==> flow/design.v <==
module ALU(input [31:0] a,b,input [3:0] EXE_CMD,input c,v, output reg [31:0] result, output [3:0] SR);
  reg C,V;
  wire N,Z;
  always@(*)begin
    result=32'b0;
    C=c;
    V=v;
    if(EXE_CMD==4'b0001)
      result=b;
    else if(EXE_CMD==4'b1001)
      result=~b;
    else if(EXE_CMD==4'b0010) begin
      {C,result}=a+b;
      V=(a[31]==b[31])&(a[31]!=result[31]);
    end
    else if(EXE_CMD==4'b0011) begin
      {C,result}=a+b+{31'b0,c};
      V=(a[31]==b[31])&(a[31]!=result[31]);
    end
    else if(EXE_CMD==4'b0100) begin
      {C,result}=a-b;
      V=(a[31]!=b[31])&(a[31]!=result[31]);
    end
    else if(EXE_CMD==4'b0101) begin
      {C,result}=a-b-{31'b0,~c};
      V=(a[31]!=b[31])&(a[31]!=result[31]);
    end
    else if(EXE_CMD==4'b0110)
      result=a&b;
    else if(EXE_CMD==4'b0111)
      result=a|b;
    else if(EXE_CMD==4'b1000)
      result=a^b;
  end
  assign N=result[31];
  assign Z=(result==32'b0);
  assign SR={N,Z,C,V};
endmodule
module ARM(input clk,rst,
           output [31:0] imem_addr,
           input [31:0] imem_rdata,
           output [31:0] dmem_addr,dmem_wdata,
           output dmem_we,
           input [31:0] dmem_rdata);
  wire [3:0] Dest_wb,SR,new_status,src1,src2;
  wire [3:0] ID_Stage_EXE_CMD,ID_Stage_Dest;
  wire [3:0] EXE_Stage_EXE_CMD,EXE_Stage_Dest;
  wire [3:0] MEM_Stage_EXE_CMD,MEM_Stage_Dest;
  wire [11:0] Shift_operand_IN,Shift_operand;
  wire [23:0] Signed_imm_24_IN,Signed_imm_24;
  wire [31:0] ID_Stage_pc,EXE_Stage_pc;
  wire [31:0] IF_Stage_instruction,ID_Stage_instruction_In;
  wire [31:0] Val_Rn_IN,Val_Rm_IN,Val_Rn,Val_Rm,MEM_Stage_Val_Rm;
  wire [31:0] EXE_Stage_ALU_result,MEM_Stage_ALU_result,WB_Stage_ALU_result;
  wire [31:0] BranchAddr;
  wire [31:0] Result_WB;
  wire [31:0] MEM_result,WB_Stage_MEM_result;
  wire [31:0] IF_Stage_pc;
  wire [3:0] SR_cond;
  wire Hazard_Detected,Branch_taken,writeBackEn;
  wire ID_Stage_WB_EN,ID_Stage_MEM_R_EN,ID_Stage_MEM_W_EN,ID_Stage_B,ID_Stage_S;
  wire imm_IN,imm,Two_Src,Rn_is_valid;
  wire EXE_Stage_WB_EN,EXE_Stage_MEM_R_EN,EXE_Stage_MEM_W_EN,EXE_Stage_S;
  wire MEM_Stage_WB_EN,MEM_Stage_MEM_R_EN,MEM_Stage_MEM_W_EN;
  wire WB_Stage_MEM_R_EN;
  assign SR_cond=EXE_Stage_S ? new_status : SR;
  IF_Stage if_stage(.clk(clk),
        .rst(rst),
        .freeze(Hazard_Detected),
        .Branch_taken(Branch_taken),
        .BranchAddr(BranchAddr),
        .imem_rdata(imem_rdata),
        .imem_addr(imem_addr),
        .PC(IF_Stage_pc),
        .Instruction(IF_Stage_instruction));
  IF_Stage_Reg if_stage_reg(.clk(clk),
        .rst(rst),
        .freeze(Hazard_Detected),
        .flush(Branch_taken),
        .PC_in(IF_Stage_pc),
        .Instruction_in(IF_Stage_instruction),
        .PC(ID_Stage_pc),
        .Instruction(ID_Stage_instruction_In));
  ID_Stage id_stage(.clk(clk),
        .rst(rst),
        .Instruction(ID_Stage_instruction_In),
        .Result_WB(Result_WB),
        .writeBackEn(writeBackEn),
        .Dest_wb(Dest_wb),
        .hazard(Hazard_Detected),
        .SR(SR_cond),
        .WB_EN(ID_Stage_WB_EN),
        .MEM_R_EN(ID_Stage_MEM_R_EN),
        .MEM_W_EN(ID_Stage_MEM_W_EN),
        .B(ID_Stage_B),
        .S(ID_Stage_S),
        .EXE_CMD(ID_Stage_EXE_CMD),
        .Val_Rn(Val_Rn_IN),
        .Val_Rm(Val_Rm_IN),
        .imm(imm_IN),
        .Shift_operand(Shift_operand_IN),
        .Signed_imm_24(Signed_imm_24_IN),
        .Dest(ID_Stage_Dest),
        .src1(src1),
        .src2(src2),
        .Two_src(Two_Src),
        .Rn_is_valid(Rn_is_valid));
  ID_Stage_Reg id_stage_reg(.clk(clk),
        .rst(rst),
        .flush(Branch_taken),
        .WB_EN_IN(ID_Stage_WB_EN),
        .MEM_R_EN_IN(ID_Stage_MEM_R_EN),
        .MEM_W_EN_IN(ID_Stage_MEM_W_EN),
        .B_IN(ID_Stage_B),
        .S_IN(ID_Stage_S),
        .EXE_CMD_IN(ID_Stage_EXE_CMD),
        .PC_IN(ID_Stage_pc),
        .Val_Rn_IN(Val_Rn_IN),
        .Val_Rm_IN(Val_Rm_IN),
        .imm_IN(imm_IN),
        .Shift_operand_IN(Shift_operand_IN),
        .Signed_imm_24_IN(Signed_imm_24_IN),
        .Dest_IN(ID_Stage_Dest),
        .WB_EN(EXE_Stage_WB_EN),
        .MEM_R_EN(EXE_Stage_MEM_R_EN),
        .MEM_W_EN(EXE_Stage_MEM_W_EN),
        .B(Branch_taken),
        .S(EXE_Stage_S),
        .EXE_CMD(EXE_Stage_EXE_CMD),
        .PC(EXE_Stage_pc),
        .Val_Rn(Val_Rn),
        .Val_Rm(Val_Rm),
        .imm(imm),
        .Shift_operand(Shift_operand),
        .Signed_imm_24(Signed_imm_24),
        .Dest(EXE_Stage_Dest));
  EXE_Stage exe_stage(.clk(clk),
        .EXE_CMD(EXE_Stage_EXE_CMD),
        .MEM_R_EN(EXE_Stage_MEM_R_EN),
        .MEM_W_EN(EXE_Stage_MEM_W_EN),
        .PC(EXE_Stage_pc),
        .Val_Rn(Val_Rn),
        .Val_Rm(Val_Rm),
        .imm(imm),
        .Shift_operand(Shift_operand),
        .Signed_imm_24(Signed_imm_24),
        .SR(SR),
        .ALU_result(EXE_Stage_ALU_result),
        .Br_addr(BranchAddr),
        .status(new_status));
  EXE_Stage_Reg exe_stage_reg(.clk(clk),
        .rst(rst),
        .WB_en_in(EXE_Stage_WB_EN),
        .MEM_R_EN_in(EXE_Stage_MEM_R_EN),
        .MEM_W_EN_in(EXE_Stage_MEM_W_EN),
        .ALU_result_in(EXE_Stage_ALU_result),
        .ST_val_in(Val_Rm),
        .Dest_in(EXE_Stage_Dest),
        .WB_en(MEM_Stage_WB_EN),
        .MEM_R_EN(MEM_Stage_MEM_R_EN),
        .MEM_W_EN(MEM_Stage_MEM_W_EN),
        .ALU_result(MEM_Stage_ALU_result),
        .ST_val(MEM_Stage_Val_Rm),
        .Dest(MEM_Stage_Dest));
  assign dmem_addr=MEM_Stage_ALU_result;
  assign dmem_wdata=MEM_Stage_Val_Rm;
  assign dmem_we=MEM_Stage_MEM_W_EN;
  assign MEM_result=dmem_rdata;
  MEM_reg mem_reg(.clk(clk),
        .rst(rst),
        .WB_en_in(MEM_Stage_WB_EN),
        .MEM_R_en_in(MEM_Stage_MEM_R_EN),
        .ALU_result_in(MEM_Stage_ALU_result),
        .Mem_read_value_in(MEM_result),
        .Dest_in(MEM_Stage_Dest),
        .WB_en(writeBackEn),
        .MEM_R_en(WB_Stage_MEM_R_EN),
        .ALU_result(WB_Stage_ALU_result),
        .Mem_read_value(WB_Stage_MEM_result),
        .Dest(Dest_wb));
  WB_Stage wb_stage(.ALU_result(WB_Stage_ALU_result),
        .MEM_result(WB_Stage_MEM_result),
        .MEM_R_en(WB_Stage_MEM_R_EN),
        .out(Result_WB));
  HazardDetectionUnit hazard_detection_unit(.src1(src1),
        .src2(src2),
        .Two_Src(Two_Src),
        .Rn_is_valid(Rn_is_valid),
        .Exe_Dest(EXE_Stage_Dest),
        .Exe_WB_EN(EXE_Stage_WB_EN),
        .Mem_Dest(MEM_Stage_Dest),
        .Mem_WB_EN(MEM_Stage_WB_EN),
        .Hazard_Detected(Hazard_Detected));
  StatusRegister status_register(.clk(clk),
        .rst(rst),
        .change_status(EXE_Stage_S),
        .status_in(new_status),
        .status_out(SR));
endmodule
module Adder#(parameter n=32)(input [n-1:0] a,b, output [n-1:0] result);
  assign result = a+b;
endmodule
module ConditionCheck(input [3:0] condition,SR,
                      output reg condition_check_result);
  wire n,z,c,v;
  assign {n,z,c,v}=SR;
  always@(*)begin
    condition_check_result=1'b0;
    if(condition==4'd0)
      condition_check_result=z;
    else if(condition==4'd1)
      condition_check_result=!z;
    else if(condition==4'd2)
      condition_check_result=c;
    else if(condition==4'd3)
      condition_check_result=!c;
    else if(condition==4'd4)
      condition_check_result=n;
    else if(condition==4'd5)
      condition_check_result=!n;
    else if(condition==4'd6)
      condition_check_result=v;
    else if(condition==4'd7)
      condition_check_result=!v;
    else if(condition==4'd8)
      condition_check_result=c&!z;
    else if(condition==4'd9)
      condition_check_result=!c|z;
    else if(condition==4'd10)
      condition_check_result=(n==v);
    else if(condition==4'd11)
      condition_check_result=(n!=v);
    else if(condition==4'd12)
      condition_check_result=!z &(n==v);
    else if(condition==4'd13)
      condition_check_result=z|(n!=v);
    else if(condition==4'd14)
      condition_check_result=1'b1;
  end  
endmodule
module ControlUnit(input [1:0] mode,
                   input [3:0] opcode,
                   input s,
                   output reg [3:0] EXE_CMD,
                   output reg memory_read_en,memory_write_en,WB_Enable,B,S,Rn_is_valid);
  always@(*)begin
    EXE_CMD=4'b0000;
    memory_read_en=1'b0;
    memory_write_en=1'b0;
    WB_Enable=1'b0;
    B=1'b0;
    S=1'b0;
    Rn_is_valid=1'b0;
    if(mode==2'b00) begin
      if(opcode==4'b1101) begin  
        EXE_CMD=4'b0001;
        memory_read_en=1'b0;
        memory_write_en=1'b0;
        WB_Enable=1'b1;
        B=1'b0;
        S=s;
        Rn_is_valid=1'b0;
      end
      else if(opcode==4'b1111) begin
        EXE_CMD=4'b1001;
        memory_read_en=1'b0;
        memory_write_en=1'b0;
        WB_Enable=1'b1;
        B=1'b0;
        S=s;
        Rn_is_valid=1'b0;
      end
      else if(opcode==4'b0100) begin
        EXE_CMD=4'b0010;
        memory_read_en=1'b0;
        memory_write_en=1'b0;
        WB_Enable=1'b1;
        B=1'b0;
        S=s;
        Rn_is_valid=1'b1;
      end
      else if(opcode==4'b0101) begin
        EXE_CMD=4'b0011;
        memory_read_en=1'b0;
        memory_write_en=1'b0;
        WB_Enable=1'b1;
        B=1'b0;
        S=s;
        Rn_is_valid=1'b1;
      end
      else if(opcode==4'b0010) begin
        EXE_CMD=4'b0100;
        memory_read_en=1'b0;
        memory_write_en=1'b0;
        WB_Enable=1'b1;
        B=1'b0;
        S=s;
        Rn_is_valid=1'b1;
      end
      else if(opcode==4'b0110) begin
        EXE_CMD=4'b0101;
        memory_read_en=1'b0;
        memory_write_en=1'b0;
        WB_Enable=1'b1;
        B=1'b0;
        S=s;
        Rn_is_valid=1'b1;
      end
      else if(opcode==4'b0000) begin
        EXE_CMD=4'b0110;
        memory_read_en=1'b0;
        memory_write_en=1'b0;
        WB_Enable=1'b1;
        B=1'b0;
        S=s;
        Rn_is_valid=1'b1;
      end
      else if(opcode==4'b1100) begin
        EXE_CMD=4'b0111;
        memory_read_en=1'b0;
        memory_write_en=1'b0;
        WB_Enable=1'b1;
        B=1'b0;
        S=s;
        Rn_is_valid=1'b1;
      end
      else if(opcode==4'b0001) begin
        EXE_CMD=4'b1000;
        memory_read_en=1'b0;
        memory_write_en=1'b0;
        WB_Enable=1'b1;
        B=1'b0;
        S=s;
        Rn_is_valid=1'b1;
      end
      else if(opcode==4'b1010) begin
        EXE_CMD=4'b0100;
        memory_read_en=1'b0;
        memory_write_en=1'b0;
        WB_Enable=1'b0;
        B=1'b0;
        S=1'b1;
        Rn_is_valid=1'b1;
      end
      else if(opcode==4'b1000) begin
        EXE_CMD=4'b0110;
        memory_read_en=1'b0;
        memory_write_en=1'b0;
        WB_Enable=1'b0;
        B=1'b0;
        S=1'b1;
        Rn_is_valid=1'b1;
      end
    end
    else if(mode==2'b01 && opcode==4'b0100) begin
      if(s==1'b1) begin
        EXE_CMD=4'b0010;
        memory_read_en=1'b1;
        memory_write_en=1'b0;
        WB_Enable=1'b1;
        B=1'b0;
        S=1'b0;
        Rn_is_valid=1'b1;
      end
      else if(s==1'b0) begin
        EXE_CMD=4'b0010;
        memory_read_en=1'b0;
        memory_write_en=1'b1;
        WB_Enable=1'b0;
        B=1'b0;
        S=1'b0;
        Rn_is_valid=1'b1;
      end
    end
    else if(mode==2'b10) begin
      memory_read_en=1'b0;
      memory_write_en=1'b0;
      WB_Enable=1'b0;
      B=1'b1;
      S=1'b0;
      Rn_is_valid=1'b0;
    end
  end
endmodule
module EXE_Stage(input clk,
                input [3:0] EXE_CMD,
                input MEM_R_EN,MEM_W_EN,
                input [31:0] PC,Val_Rn,Val_Rm,
                input imm,
                input [11:0] Shift_operand,
                input [23:0] Signed_imm_24,
                input [3:0] SR,
                output [31:0] ALU_result,Br_addr,
                output [3:0] status);
  wire [31:0] alu_b;
  wire [31:0] branch_immediate;
  assign branch_immediate={{8{Signed_imm_24[23]}},Signed_imm_24}<<2;
  wire memory_type_instruction;
  or _or(memory_type_instruction,MEM_R_EN,MEM_W_EN);
  ALU alu(.a(Val_Rn),
        .b(alu_b),
        .EXE_CMD(EXE_CMD),
        .c(SR[1]),
        .v(SR[0]),
        .result(ALU_result),
        .SR(status));
  Shifter shifter(.Val_Rm(Val_Rm),
        .Shift_operand(Shift_operand),
        .imm(imm),
        .memory_type_instruction(memory_type_instruction),
        .alu_b(alu_b));
  Adder #(32) adder(.a(PC),
        .b(branch_immediate),
        .result(Br_addr));
endmodule
module EXE_Stage_Reg(
                input clk,rst,WB_en_in,MEM_R_EN_in,MEM_W_EN_in,
                input [31:0] ALU_result_in,ST_val_in,
                input [3:0] Dest_in,
                output reg WB_en,MEM_R_EN,MEM_W_EN,
                output reg [31:0] ALU_result,ST_val,
                output reg [3:0] Dest);
  always@(posedge clk,posedge rst)begin
    if(rst) begin
      WB_en<=1'b0;
      MEM_R_EN<=1'b0;
      MEM_W_EN<=1'b0;
      ALU_result<=32'd0;
      ST_val<=32'd0;
      Dest<=4'd0;
    end
    else begin
    WB_en<=WB_en_in;
    MEM_R_EN<=MEM_R_EN_in;
    MEM_W_EN<=MEM_W_EN_in;
    ALU_result<=ALU_result_in;
    ST_val<=ST_val_in;
    Dest<=Dest_in; 
    end
  end
endmodule
module HazardDetectionUnit(input [3:0] src1,src2,
                            input Two_Src,Rn_is_valid,
                            input [3:0] Exe_Dest,
                            input Exe_WB_EN,
                            input [3:0] Mem_Dest,
                            input Mem_WB_EN,
                            output Hazard_Detected);
  reg execution_stage_hazard,memory_stage_hazard;
  always@(*) begin
    execution_stage_hazard=1'b0;
    memory_stage_hazard=1'b0;
    if(Exe_WB_EN) begin
      if((src1==Exe_Dest && Rn_is_valid) || (src2==Exe_Dest && Two_Src))
        execution_stage_hazard=1'b1;
    end
    if(Mem_WB_EN) begin
      if((src1==Mem_Dest && Rn_is_valid) || (src2==Mem_Dest && Two_Src))
        memory_stage_hazard=1'b1;
    end
  end
  or _or(Hazard_Detected,execution_stage_hazard,memory_stage_hazard);
endmodule
module ID_Stage(input clk,rst,
                input [31:0] Instruction,Result_WB,
                input writeBackEn,
                input [3:0] Dest_wb,
                input hazard,
                input [3:0] SR,
                output WB_EN,MEM_R_EN,MEM_W_EN,B,S,
                output [3:0] EXE_CMD,
                output [31:0] Val_Rn,Val_Rm,
                output imm,
                output [11:0] Shift_operand,
                output [23:0] Signed_imm_24,
                output [3:0] Dest,src1,src2,
                output Two_src,Rn_is_valid);
    wire [3:0] pre_EXE_CMD;
    wire s,pre_MEM_R_EN,pre_MEM_W_EN,pre_WB_EN,pre_B,pre_S;
    wire condition_check_result,imm_not,control_signal_selector;
    assign Dest=Instruction[15:12];
    assign s=Instruction[20];
    assign imm=Instruction[25];
    assign Shift_operand=Instruction[11:0];
    assign Signed_imm_24=Instruction[23:0];
    assign src1=Instruction[19:16];
    RegisterFile register_file(.clk(clk),
          .rst(rst),
          .src1(src1),
          .src2(src2),
          .Dest_wb(Dest_wb),
          .Result_WB(Result_WB),
          .writeBackEn(writeBackEn),
          .reg1(Val_Rn),
          .reg2(Val_Rm));
    ControlUnit control_unit(.mode(Instruction[27:26]),
          .opcode(Instruction[24:21]),
          .s(s),
          .EXE_CMD(pre_EXE_CMD),
          .memory_read_en(pre_MEM_R_EN),
          .memory_write_en(pre_MEM_W_EN),
          .WB_Enable(pre_WB_EN),
          .B(pre_B),
          .S(pre_S),
          .Rn_is_valid(Rn_is_valid));
    ConditionCheck condition_check(.condition(Instruction[31:28]),
          .SR(SR),
          .condition_check_result(condition_check_result));
    not _not(imm_not,imm);
    or _or(Two_src,imm_not,pre_MEM_W_EN); 
    and _and(control_signal_selector,condition_check_result,!hazard);
    Mux#(4) _mux1(.a(Instruction[3:0]),
          .b(Dest),
          .selector(pre_MEM_W_EN),
          .result(src2));
    Mux#(9) _mux2(.a(9'b000000000),
          .b({pre_EXE_CMD,pre_MEM_R_EN,pre_MEM_W_EN,pre_WB_EN,pre_B,pre_S}),
          .selector(control_signal_selector),
          .result({EXE_CMD,MEM_R_EN,MEM_W_EN,WB_EN,B,S}));
endmodule
module ID_Stage_Reg(input clk,rst,flush,
                input WB_EN_IN,MEM_R_EN_IN,MEM_W_EN_IN,
                input B_IN,S_IN,
                input [3:0] EXE_CMD_IN,
                input [31:0] PC_IN,
                input [31:0] Val_Rn_IN,Val_Rm_IN,
                input imm_IN,
                input [11:0] Shift_operand_IN,
                input [23:0] Signed_imm_24_IN,
                input [3:0] Dest_IN,
                output reg WB_EN,MEM_R_EN,MEM_W_EN,B,S,
                output reg [3:0] EXE_CMD,
                output reg [31:0] PC,
                output reg [31:0] Val_Rn,Val_Rm,
                output reg imm,
                output reg [11:0] Shift_operand,
                output reg [23:0] Signed_imm_24,
                output reg [3:0] Dest);
  always@(posedge clk,posedge rst)begin
    if(rst)begin
      WB_EN<=1'b0;
      MEM_R_EN<=1'b0;
      MEM_W_EN<=1'b0;
      B<=1'b0;
      S<=1'b0;
      EXE_CMD<=4'd0;
      PC<=32'd0;
      Val_Rn<=32'd0;
      Val_Rm<=32'd0;
      imm<=1'b0;
      Shift_operand<=12'd0;
      Signed_imm_24<=24'd0;
      Dest<=4'd0;
    end
    else if(flush)begin
      WB_EN<=1'b0;
      MEM_R_EN<=1'b0;
      MEM_W_EN<=1'b0;
      B<=1'b0;
      S<=1'b0;
      EXE_CMD<=4'd0;
      PC<=32'd0;
      Val_Rn<=32'd0;
      Val_Rm<=32'd0;
      imm<=1'b0;
      Shift_operand<=12'd0;
      Signed_imm_24<=24'd0;
      Dest<=4'd0;
    end
    else begin
      WB_EN<=WB_EN_IN;
      MEM_R_EN<=MEM_R_EN_IN;
      MEM_W_EN<=MEM_W_EN_IN;
      B<=B_IN;
      S<=S_IN;
      EXE_CMD<=EXE_CMD_IN;
      PC<=PC_IN;
      Val_Rn<=Val_Rn_IN;
      Val_Rm<=Val_Rm_IN;
      imm<=imm_IN;
      Shift_operand<=Shift_operand_IN;
      Signed_imm_24<=Signed_imm_24_IN;
      Dest<=Dest_IN;
    end
  end
endmodule
module IF_Stage(input clk,rst,freeze,Branch_taken,
                input [31:0] BranchAddr,
                input [31:0] imem_rdata,
                output [31:0] imem_addr,
                output [31:0] PC,Instruction);
  wire [31:0] buffered_pc;
  assign imem_addr=buffered_pc;
  assign Instruction=imem_rdata;
  PC_Handler pc_handler(.clk(clk),
        .rst(rst),
        .freeze(freeze),
        .Branch_taken(Branch_taken),
        .BranchAddr(BranchAddr),
        .buffered_pc(buffered_pc));
  Adder #(32) adder(.a(buffered_pc),
        .b(32'd4),
        .result(PC));
endmodule
module IF_Stage_Reg(input clk,rst,freeze,flush,
                input [31:0] PC_in,Instruction_in,
                output reg [31:0] PC,Instruction);
  always@(posedge clk,posedge rst)begin
    if(rst) begin
      PC<=32'd0;
      Instruction<=32'd0;
    end
    else if(flush) begin
      PC<=32'd0;
      Instruction<=32'd0;
    end
    else begin
      if(freeze) begin
        PC<=PC;
        Instruction<=Instruction;
      end
      else begin
        PC<=PC_in;
        Instruction<=Instruction_in;
      end
    end
  end
endmodule
module MEM_reg(input clk,rst,WB_en_in,MEM_R_en_in,
               input [31:0] ALU_result_in, Mem_read_value_in,
               input [3:0] Dest_in,
               output reg WB_en,MEM_R_en,
               output reg [31:0] ALU_result,Mem_read_value,
               output reg [3:0] Dest);
  always@(posedge clk,posedge rst)begin
    if(rst) begin
      WB_en<=1'b0;
      MEM_R_en<=1'b0;
      Dest<=4'd0;
      ALU_result<=32'd0;
      Mem_read_value<=32'd0;
    end
    else begin
    WB_en<=WB_en_in;
    MEM_R_en<=MEM_R_en_in;
    Dest<=Dest_in;
    ALU_result<=ALU_result_in;
    Mem_read_value<=Mem_read_value_in;
    end
  end
endmodule
module Mux#(parameter n=9)(input [n-1:0] a,b,input selector,output [n-1:0]result);
  assign result = selector?b:a;
endmodule
module PC_Handler(input clk,rst,freeze,Branch_taken,
                  input [31:0] BranchAddr,
                  output [31:0] buffered_pc);
  reg [31:0] pc;
  always@(posedge clk,posedge rst)begin
    if(rst) begin
      pc<=32'b0;
    end
    else if(Branch_taken)
      pc<=BranchAddr;
    else begin
      if(freeze)
        pc<=pc;
      else
        pc<=pc+32'd4;
    end
  end
  assign buffered_pc=pc;
endmodule
module RegisterFile(input clk,rst,
                    input [3:0] src1,src2,Dest_wb,
                    input [31:0] Result_WB,
                    input writeBackEn,
                    output [31:0] reg1,reg2);
  reg [31:0] registers[0:14];
  integer i;
  always@(posedge clk,posedge rst)begin
    if(rst) begin
      for(i=0;i<15;i=i+1)
        registers[i]<=i;
    end
    else if(writeBackEn && Dest_wb!=4'd15)
      registers[Dest_wb]<=Result_WB;
  end
  assign reg1=(src1==4'd15) ? 32'd0 :
              (writeBackEn && Dest_wb==src1) ? Result_WB : registers[src1];
  assign reg2=(src2==4'd15) ? 32'd0 :
              (writeBackEn && Dest_wb==src2) ? Result_WB : registers[src2];
endmodule
module Shifter(input [31:0] Val_Rm,
               input [11:0] Shift_operand,
               input imm,memory_type_instruction,
               output reg [31:0] alu_b);
  reg [4:0] rotate_imm;
  reg [39:0] immed,first_pre_value;
  reg [63:0] second_pre_value;
  always@(*)begin
    alu_b=Val_Rm;
    rotate_imm=5'b0;
    first_pre_value=40'b0;
    second_pre_value=64'b0;
    if(memory_type_instruction)
      alu_b={{20{Shift_operand[11]}},Shift_operand};
    else if(imm) begin
      rotate_imm={Shift_operand[11:8],1'b0};
      first_pre_value = {Shift_operand[7:0],24'b000000000000000000000000,Shift_operand[7:0]}>>rotate_imm;
      alu_b=first_pre_value[31:0];
    end
    else if(Shift_operand[4]==0) begin
      if(Shift_operand[6:5]==2'b00)
        alu_b=Val_Rm<<Shift_operand[11:7];
      if(Shift_operand[6:5]==2'b01)
        alu_b=Val_Rm>>Shift_operand[11:7];
      if(Shift_operand[6:5]==2'b10)
        alu_b=$signed(Val_Rm)>>>Shift_operand[11:7];
      if(Shift_operand[6:5]==2'b11) begin
        second_pre_value={Val_Rm,Val_Rm}>>Shift_operand[11:7];
        alu_b=second_pre_value[31:0];
      end
    end
  end 
endmodule
module StatusRegister(input clk,rst,change_status,
                      input [3:0] status_in,
                      output reg [3:0] status_out);
  always@(posedge clk,posedge rst)begin
    if(rst)
	    status_out<=4'b0000;
    else if(change_status)
      status_out<=status_in;
  end
endmodule
module WB_Stage(input [31:0] ALU_result,MEM_result,
                input MEM_R_en,
                output [31:0] out);
  Mux #(32) _mux(.a(ALU_result),
        .b(MEM_result),
        .selector(MEM_R_en),
        .result(out));
endmodule
# == Reports on ARM ==
# The steps from the RTL of ARM to its reports follow in flow order.
# Lines are those of the file above, counted from 1.
# Operators carry their Yosys type and port widths (W data, S select, Z words).
# The mark - stands for no value.
# design
top_module,ARM
clk_port,clk
cell_library,sky130hd
pvt_corner,tt_025C_1v80

# == Word level ==
# Yosys after proc, flatten, opt, wreduce and memory -nomap, before mapping. Print and check cells are not counted. Equal cells are merged and count once.
# op_classes
add_sub_neg,6
n_eq,98
shift,5
mux,130
n_logic,18
reduce_logical,38
# ops
operator,count
$pmux W32 S15,2
$mux W32,29
$eq A4 B4 Y1 const B,37
$eq A4 B3 Y1 const B,23
$mux W1,79
$shr A64 B5 Y32,1
$mux W4,14
$eq A4 B2 Y1 const B,11
$shr A40 B5 Y32,1
$add A32 B32 Y33,1
$sub A32 B32 Y33,1
$add A33 B1 Y33,1
$sub A33 B1 Y33,1
$add A32 B3 Y32 const B,1
$add A32 B32 Y32,1
$and A32 B32 Y32,1
$or A32 B32 Y32,1
$xor A32 B32 Y32,1
$shl A32 B5 Y32,1
$shr A32 B5 Y32,1
$sshr A32 B5 Y32,1
$not A32 Y32,1
$logic_not A32 Y1,1
$reduce_and A2 Y1,15
$eq A4 B1 Y1 const B,6
$eq A4 B4 Y1,6
$mux W24,1
$logic_not A4 Y1,5
# Not listed: further kinds 17, cells in them 51.
# word_totals
ff_bits,867
input_bits,66
output_inout_bits,97
word_cells,338

# == Longest topological paths ==
# Longest topological path by Yosys (ltp), each cell counted once; first at word level (registers and memories cut), then after technology mapping (sequential cells cut; the memories' decode and read muxes count).
# logic_depth
depth_word,39
abc_area,0
mapped_depth,35
mapped_depth_nobuf,28

# == Synthesis result ==
# Source: synth_stat.txt of the flow (Yosys; design flattened, memories mapped). It holds for the ABC_AREA given above (unset counts as 0); a run with the other value may have another netlist.
# The area totals of this step are shown rounded.
# types
cell_type,count,area_total_um2
sky130_fd_sc_hd__dfrtp_1,823,2.06E+04
sky130_fd_sc_hd__a21oi_1,642,3.21E+03
sky130_fd_sc_hd__nor2_1,685,2.57E+03
sky130_fd_sc_hd__a22oi_1,337,2.53E+03
sky130_fd_sc_hd__nand2_1,555,2.08E+03
sky130_fd_sc_hd__o21ai_0,385,1.93E+03
sky130_fd_sc_hd__ha_1,130,1626.56
sky130_fd_sc_hd__clkbuf_1,412,1.55E+03
sky130_fd_sc_hd__mux4_2,63,1.42E+03
sky130_fd_sc_hd__mux2_2,103,1.16E+03
sky130_fd_sc_hd__mux2i_1,115,1.15E+03
sky130_fd_sc_hd__xnor2_1,130,1.14E+03
sky130_fd_sc_hd__nand3_1,164,820.787
sky130_fd_sc_hd__dfstp_2,28,735.706
sky130_fd_sc_hd__nand4_1,102,638.112
sky130_fd_sc_hd__o22ai_1,102,638.112
sky130_fd_sc_hd__a222oi_1,60,600.576
sky130_fd_sc_hd__nor2b_1,86,538.016
# Other cell types: 103; their cells: 1269.
# mapped
cell_count,6191
synth_area_um2,53900
seq_area_um2,21300
flip_flops,851
n_buf,508
# The figures by module come from a second, unflattened synthesis with its own total; it is not the netlist above.
# unflattened
hier_cells,6392
area_unflattened_um2,62100
# Each row is one instance without its submodules.
# modules
module,instances,cells,mod_area_um2,seq_area_um2
RegisterFile,1,2513,27500,12000
ALU,1,1374,8930,0.0
Shifter,1,932,7360,0.0
ID_Stage_Reg,1,309,4650,3650
Adder (n=32),2,241,1740,0.0
IF_Stage_Reg,1,207,2620,1600
PC_Handler,1,200,1850,801
EXE_Stage_Reg,1,72,1780,1780
MEM_reg,1,71,1760,1750
Mux (n=32),1,36,544,0.0
ID_Stage,1,48,362,0.0
ControlUnit,1,37,267,0.0
IF_Stage,1,34,248,0.0
HazardDetectionUnit,1,25,191,0.0
# Further modules, not shown: 7.

# == Timing after synthesis ==
# Source: OpenSTA report_checks on the synthesized netlist (no wires, ideal clock, input and output delay 20% of the period each), path of least setup slack; recovery checks are left aside. Register names are those of the netlist, which keeps one name where synthesis merged equal registers.
# synth_path
path_type,flip-flop to flip-flop
from,reg id_stage_reg.Shift_operand[8]
to,reg id_stage_reg.EXE_CMD[3]
clock_period_ns,12.0
setup_ns,0.111
t_first_pin_ns,0.000
arrival_ns,7.469
t_required_ns,11.889
setup_slack_ns,4.420
delay_ns,7.580
stages,29
path_buffers,5
synth_period_reached_ns,7.58
# "delay_ns" is the arrival time less input delay plus setup time.
# "stages": output pins that drive a net of the path, with the launching flip-flop's if there is one; two outputs of one cell count as two.
# "synth_period_reached_ns" = period - worst setup slack (recovery checks aside). The figure is calculated, with input and output delays left at 20% of the set period.
# At most two assigning lines are given for a register; there are more.
# synth_via
cell_sequence,sky130_fd_sc_hd__dfrtp_1 sky130_fd_sc_hd__buf_2 sky130_fd_sc_hd__buf_1 sky130_fd_sc_hd__clkbuf_1 sky130_fd_sc_hd__clkbuf_1 sky130_fd_sc_hd__mux4_2 sky130_fd_sc_hd__and2_1 sky130_fd_sc_hd__a2111o_1 sky130_fd_sc_hd__a211o_1 sky130_fd_sc_hd__o31a_1 sky130_fd_sc_hd__ha_1 sky130_fd_sc_hd__a211oi_2 sky130_fd_sc_hd__o21ai_2 sky130_fd_sc_hd__o31ai_4 sky130_fd_sc_hd__o21bai_1 sky130_fd_sc_hd__a31o_2 sky130_fd_sc_hd__a21o_1 sky130_fd_sc_hd__or3_1 sky130_fd_sc_hd__or3_1 sky130_fd_sc_hd__clkbuf_1 sky130_fd_sc_hd__or4_1 sky130_fd_sc_hd__a21oi_1 sky130_fd_sc_hd__nor3_1 sky130_fd_sc_hd__a21oi_1 sky130_fd_sc_hd__nand2_1 sky130_fd_sc_hd__xnor2_1 sky130_fd_sc_hd__a2111oi_0 sky130_fd_sc_hd__o31ai_2 sky130_fd_sc_hd__a2111oi_2
cells_between,80
cone_classes,add/sub (4); eq/ne (8); shift (5); mux (45); logic (13); reduce/logical (5)
# synth_rtl
item,line_no,text
"start, declared",536,"output reg [11:0] Shift_operand,"
"start, assigned",551,Shift_operand<=12'd0;
"start, assigned",581,Shift_operand<=Shift_operand_IN;
"end, assigned",546,EXE_CMD<=4'd0;
"end, assigned",561,EXE_CMD<=4'd0;
"end, declared",532,"output reg [3:0] EXE_CMD,"
# No chain of elaborated cells between the ends is given.
# Nets of the timed path that keep an RTL name, with a line that drives or declares them; the list need not be complete.
# synth_named_nets
signal,line_no,text
id_stage.condition_check.c,66,assign SR_cond=EXE_Stage_S ? new_status : SR;

# == Path in the finished layout ==
# From the final timing report of run 3: the path of least setup slack in the routed layout; clock arrival at registers is part of the times.
# layout_path
path_type,flip-flop to flip-flop
from,reg id_stage_reg.MEM_W_EN
to,reg id_stage_reg.MEM_R_EN
clock_period_ns,10.5
setup_ns,0.06
t_first_pin_ns,0.74
arrival_ns,9.54
t_required_ns,11.17
setup_slack_ns,1.64
stages,27
path_buffers,6
# At most two assigning lines are given for a register; there are more.
# layout_via
cell_sequence,sky130_fd_sc_hd__dfrtp_1 sky130_fd_sc_hd__nor2_1 sky130_fd_sc_hd__buf_4 sky130_fd_sc_hd__nand2_1 sky130_fd_sc_hd__nor2_1 sky130_fd_sc_hd__nand4_1 sky130_fd_sc_hd__nand4_1 sky130_fd_sc_hd__ha_2 sky130_fd_sc_hd__or4_1 sky130_fd_sc_hd__o32ai_1 sky130_fd_sc_hd__o211ai_1 sky130_fd_sc_hd__nand3_1 sky130_fd_sc_hd__o2111ai_1 sky130_fd_sc_hd__buf_4 sky130_fd_sc_hd__nor3_2 sky130_fd_sc_hd__buf_4 sky130_fd_sc_hd__a31o_2 sky130_fd_sc_hd__a21oi_1 sky130_fd_sc_hd__o211ai_1 sky130_fd_sc_hd__buf_4 sky130_fd_sc_hd__nand2_1 sky130_fd_sc_hd__xnor2_1 sky130_fd_sc_hd__a2111oi_1 sky130_fd_sc_hd__buf_4 sky130_fd_sc_hd__o31ai_4 sky130_fd_sc_hd__buf_4 sky130_fd_sc_hd__nor3_1
cells_between,70
cone_classes,add/sub (4); eq/ne (8); mux (39); logic (14); reduce/logical (5)
# layout_rtl
item,line_no,text
"start, declared",531,"output reg WB_EN,MEM_R_EN,MEM_W_EN,B,S,"
"start, assigned",543,MEM_W_EN<=1'b0;
"start, assigned",558,MEM_W_EN<=1'b0;
"end, assigned",542,MEM_R_EN<=1'b0;
"end, assigned",557,MEM_R_EN<=1'b0;
"end, declared",531,
# No chain of elaborated cells between the ends is given.
# Nets of the timed path that keep an RTL name, with a line that drives or declares them; the list need not be complete.
# layout_named_nets
signal,line_no,text
id_stage.condition_check.c,66,assign SR_cond=EXE_Stage_S ? new_status : SR;

Below are 5 stored runs of the flow (Yosys, OpenROAD; platform sky130hd) on ARM, each with its settings and what was measured, unordered. Constraints: input delay and output delay 20% of the set period each, output load 0.01 pF.
"period_reached_ns" = clock period - worst setup slack. The figure is calculated, with input and output delays left at 20% of the set period.
"timing.worst_path_ns": the worst setup path's part of the clock period (all of it between registers, 20% less for each end at a port) less its slack. A launch clock that arrives late makes it longer, a capture clock that arrives late makes it shorter.
"final_power_mw": no workload was simulated; the value follows from the tool's default switching activity.
Measured values are rounded.

Run 1, flow files:
==> flow/run.sh <==
#!/bin/bash
# the make line also repeats the synthesis and layout settings of config.mk as NAME=value (left out here)
make -C /OpenROAD-flow-scripts/flow DESIGN_CONFIG=/design/flow/config.mk WORK_HOME=/design/flow/orfs CLKGATE_MAP_FILE= finish
==> flow/config.mk <==
export PLATFORM = sky130hd
export DESIGN_NAME = ARM
export DESIGN_NICKNAME = ARM
export VERILOG_FILES = /design/flow/design.v
export SDC_FILE = /design/flow/constraint.sdc
export NUM_CORES = 4
export LEC_CHECK = 0
export CAP_MARGIN = 15
export CELL_PAD_IN_SITES_DETAIL_PLACEMENT = 2
export CORE_MARGIN = 4
export CORE_UTILIZATION = 29
export CTS_CLUSTER_SIZE = 13
export GPL_ROUTABILITY_DRIVEN = 0
export GPL_TIMING_DRIVEN = 0
export HOLD_SLACK_MARGIN = 0.09
export MAX_ROUTING_LAYER = met4
export SLEW_MARGIN = 10
export TNS_END_PERCENT = 20
==> flow/constraint.sdc <==
create_clock -name core_clock -period 7.31 [get_ports {clk}]
set_input_delay 1.4620 -clock core_clock [delete_from_list [all_inputs] [get_ports {clk}]]
set_output_delay 1.4620 -clock core_clock [all_outputs]
set_load 0.01 [all_outputs]

Run 1: did not finish, routing stopped with GRT-0232

Run 2, flow files:
==> flow/run.sh <==
#!/bin/bash
# the make line also repeats the synthesis and layout settings of config.mk as NAME=value (left out here)
make -C /OpenROAD-flow-scripts/flow DESIGN_CONFIG=/design/flow/config.mk WORK_HOME=/design/flow/orfs CLKGATE_MAP_FILE= finish
==> flow/config.mk <==
export PLATFORM = sky130hd
export DESIGN_NAME = ARM
export DESIGN_NICKNAME = ARM
export VERILOG_FILES = /design/flow/design.v
export SDC_FILE = /design/flow/constraint.sdc
export NUM_CORES = 4
export LEC_CHECK = 0
export CAP_MARGIN = 20
export CELL_PAD_IN_SITES_DETAIL_PLACEMENT = 1
export CORE_ASPECT_RATIO = 1.11
export CORE_MARGIN = 2
export CORE_UTILIZATION = 70
export GPL_ROUTABILITY_DRIVEN = 0
export HOLD_SLACK_MARGIN = -0.0
export MAX_ROUTING_LAYER = met5
export PLACE_DENSITY_LB_ADDON = 0.08
export SETUP_SLACK_MARGIN = 1.08
export SLEW_MARGIN = 25
export TNS_END_PERCENT = 20
==> flow/constraint.sdc <==
create_clock -name core_clock -period 6.05 [get_ports {clk}]
set_input_delay 1.2100 -clock core_clock [delete_from_list [all_inputs] [get_ports {clk}]]
set_output_delay 1.2100 -clock core_clock [all_outputs]
set_load 0.01 [all_outputs]

Run 2: did not finish, placement stopped with DPL-0033

Run 3, flow files:
==> flow/run.sh <==
#!/bin/bash
# the make line also repeats the synthesis and layout settings of config.mk as NAME=value (left out here)
make -C /OpenROAD-flow-scripts/flow DESIGN_CONFIG=/design/flow/config.mk WORK_HOME=/design/flow/orfs CLKGATE_MAP_FILE= finish
==> flow/config.mk <==
export PLATFORM = sky130hd
export DESIGN_NAME = ARM
export DESIGN_NICKNAME = ARM
export VERILOG_FILES = /design/flow/design.v
export SDC_FILE = /design/flow/constraint.sdc
export NUM_CORES = 4
export LEC_CHECK = 0
export CAP_MARGIN = 30
export CELL_PAD_IN_SITES_DETAIL_PLACEMENT = 1
export CELL_PAD_IN_SITES_GLOBAL_PLACEMENT = 3
export CORE_ASPECT_RATIO = 1.37
export CORE_MARGIN = 2
export CORE_UTILIZATION = 22
export CTS_CLUSTER_DIAMETER = 247
export CTS_CLUSTER_SIZE = 60
export GPL_ROUTABILITY_DRIVEN = 0
export GPL_TIMING_DRIVEN = 1
export MAX_ROUTING_LAYER = met4
export MIN_ROUTING_LAYER = met1
export PLACE_DENSITY_LB_ADDON = 0.2
export SETUP_SLACK_MARGIN = 1.61
export SLEW_MARGIN = 20
==> flow/constraint.sdc <==
create_clock -name core_clock -period 10.5 [get_ports {clk}]
set_input_delay 2.1000 -clock core_clock [delete_from_list [all_inputs] [get_ports {clk}]]
set_output_delay 2.1000 -clock core_clock [all_outputs]
set_load 0.01 [all_outputs]

==> results of run 3, as CSV <==
result,value
layout_utilization_pct,25.8
synthesis_area_um2,53900
worst_setup_slack_ns,1.64
period_reached_ns,8.864
final_die_area_um2,249000
final_power_mw,24.4
timing.worst_path_ns,8.86
critical_path_type,"flip-flop to flip-flop"
fin_tns_ns,0.000
final_hold_ws_ns,0.384
stdcell_area_um2,62800

Run 4, flow files:
==> flow/run.sh <==
#!/bin/bash
# the make line also repeats the synthesis and layout settings of config.mk as NAME=value (left out here)
make -C /OpenROAD-flow-scripts/flow DESIGN_CONFIG=/design/flow/config.mk WORK_HOME=/design/flow/orfs CLKGATE_MAP_FILE= finish
==> flow/config.mk <==
export PLATFORM = sky130hd
export DESIGN_NAME = ARM
export DESIGN_NICKNAME = ARM
export VERILOG_FILES = /design/flow/design.v
export SDC_FILE = /design/flow/constraint.sdc
export NUM_CORES = 4
export LEC_CHECK = 0
export ABC_AREA = 1
export CAP_MARGIN = 30
export CELL_PAD_IN_SITES_DETAIL_PLACEMENT = 1
export CELL_PAD_IN_SITES_GLOBAL_PLACEMENT = 1
export CORE_ASPECT_RATIO = 1.37
export CORE_MARGIN = 2
export CORE_UTILIZATION = 70
export CTS_CLUSTER_DIAMETER = 247
export CTS_CLUSTER_SIZE = 60
export GPL_ROUTABILITY_DRIVEN = 0
export GPL_TIMING_DRIVEN = 1
export MAX_ROUTING_LAYER = met4
export MIN_ROUTING_LAYER = met1
export PLACE_DENSITY_LB_ADDON = 0.2
export SETUP_SLACK_MARGIN = 1.61
export SLEW_MARGIN = 20
==> flow/constraint.sdc <==
create_clock -name core_clock -period 10.5 [get_ports {clk}]
set_input_delay 2.1000 -clock core_clock [delete_from_list [all_inputs] [get_ports {clk}]]
set_output_delay 2.1000 -clock core_clock [all_outputs]
set_load 0.01 [all_outputs]

Run 4: did not finish, placement stopped with FLW-0024

Run 5, flow files:
==> flow/run.sh <==
#!/bin/bash
# the make line also repeats the synthesis and layout settings of config.mk as NAME=value (left out here)
make -C /OpenROAD-flow-scripts/flow DESIGN_CONFIG=/design/flow/config.mk WORK_HOME=/design/flow/orfs CLKGATE_MAP_FILE= finish
==> flow/config.mk <==
export PLATFORM = sky130hd
export DESIGN_NAME = ARM
export DESIGN_NICKNAME = ARM
export VERILOG_FILES = /design/flow/design.v
export SDC_FILE = /design/flow/constraint.sdc
export NUM_CORES = 4
export LEC_CHECK = 0
export ABC_AREA = 1
export CAP_MARGIN = 15
export CELL_PAD_IN_SITES_DETAIL_PLACEMENT = 2
export CORE_ASPECT_RATIO = 1.98
export CORE_MARGIN = 2
export CORE_UTILIZATION = 53
export CTS_CLUSTER_DIAMETER = 141
export CTS_CLUSTER_SIZE = 13
export GPL_ROUTABILITY_DRIVEN = 1
export GPL_TIMING_DRIVEN = 0
export HOLD_SLACK_MARGIN = 0.09
export MAX_ROUTING_LAYER = met4
export PLACE_DENSITY_LB_ADDON = 0.15
export SLEW_MARGIN = 10
export TNS_END_PERCENT = 10
==> flow/constraint.sdc <==
create_clock -name core_clock -period 12.8 [get_ports {clk}]
set_input_delay 2.5600 -clock core_clock [delete_from_list [all_inputs] [get_ports {clk}]]
set_output_delay 2.5600 -clock core_clock [all_outputs]
set_load 0.01 [all_outputs]

Run 5: did not finish, placement stopped with DPL-0033
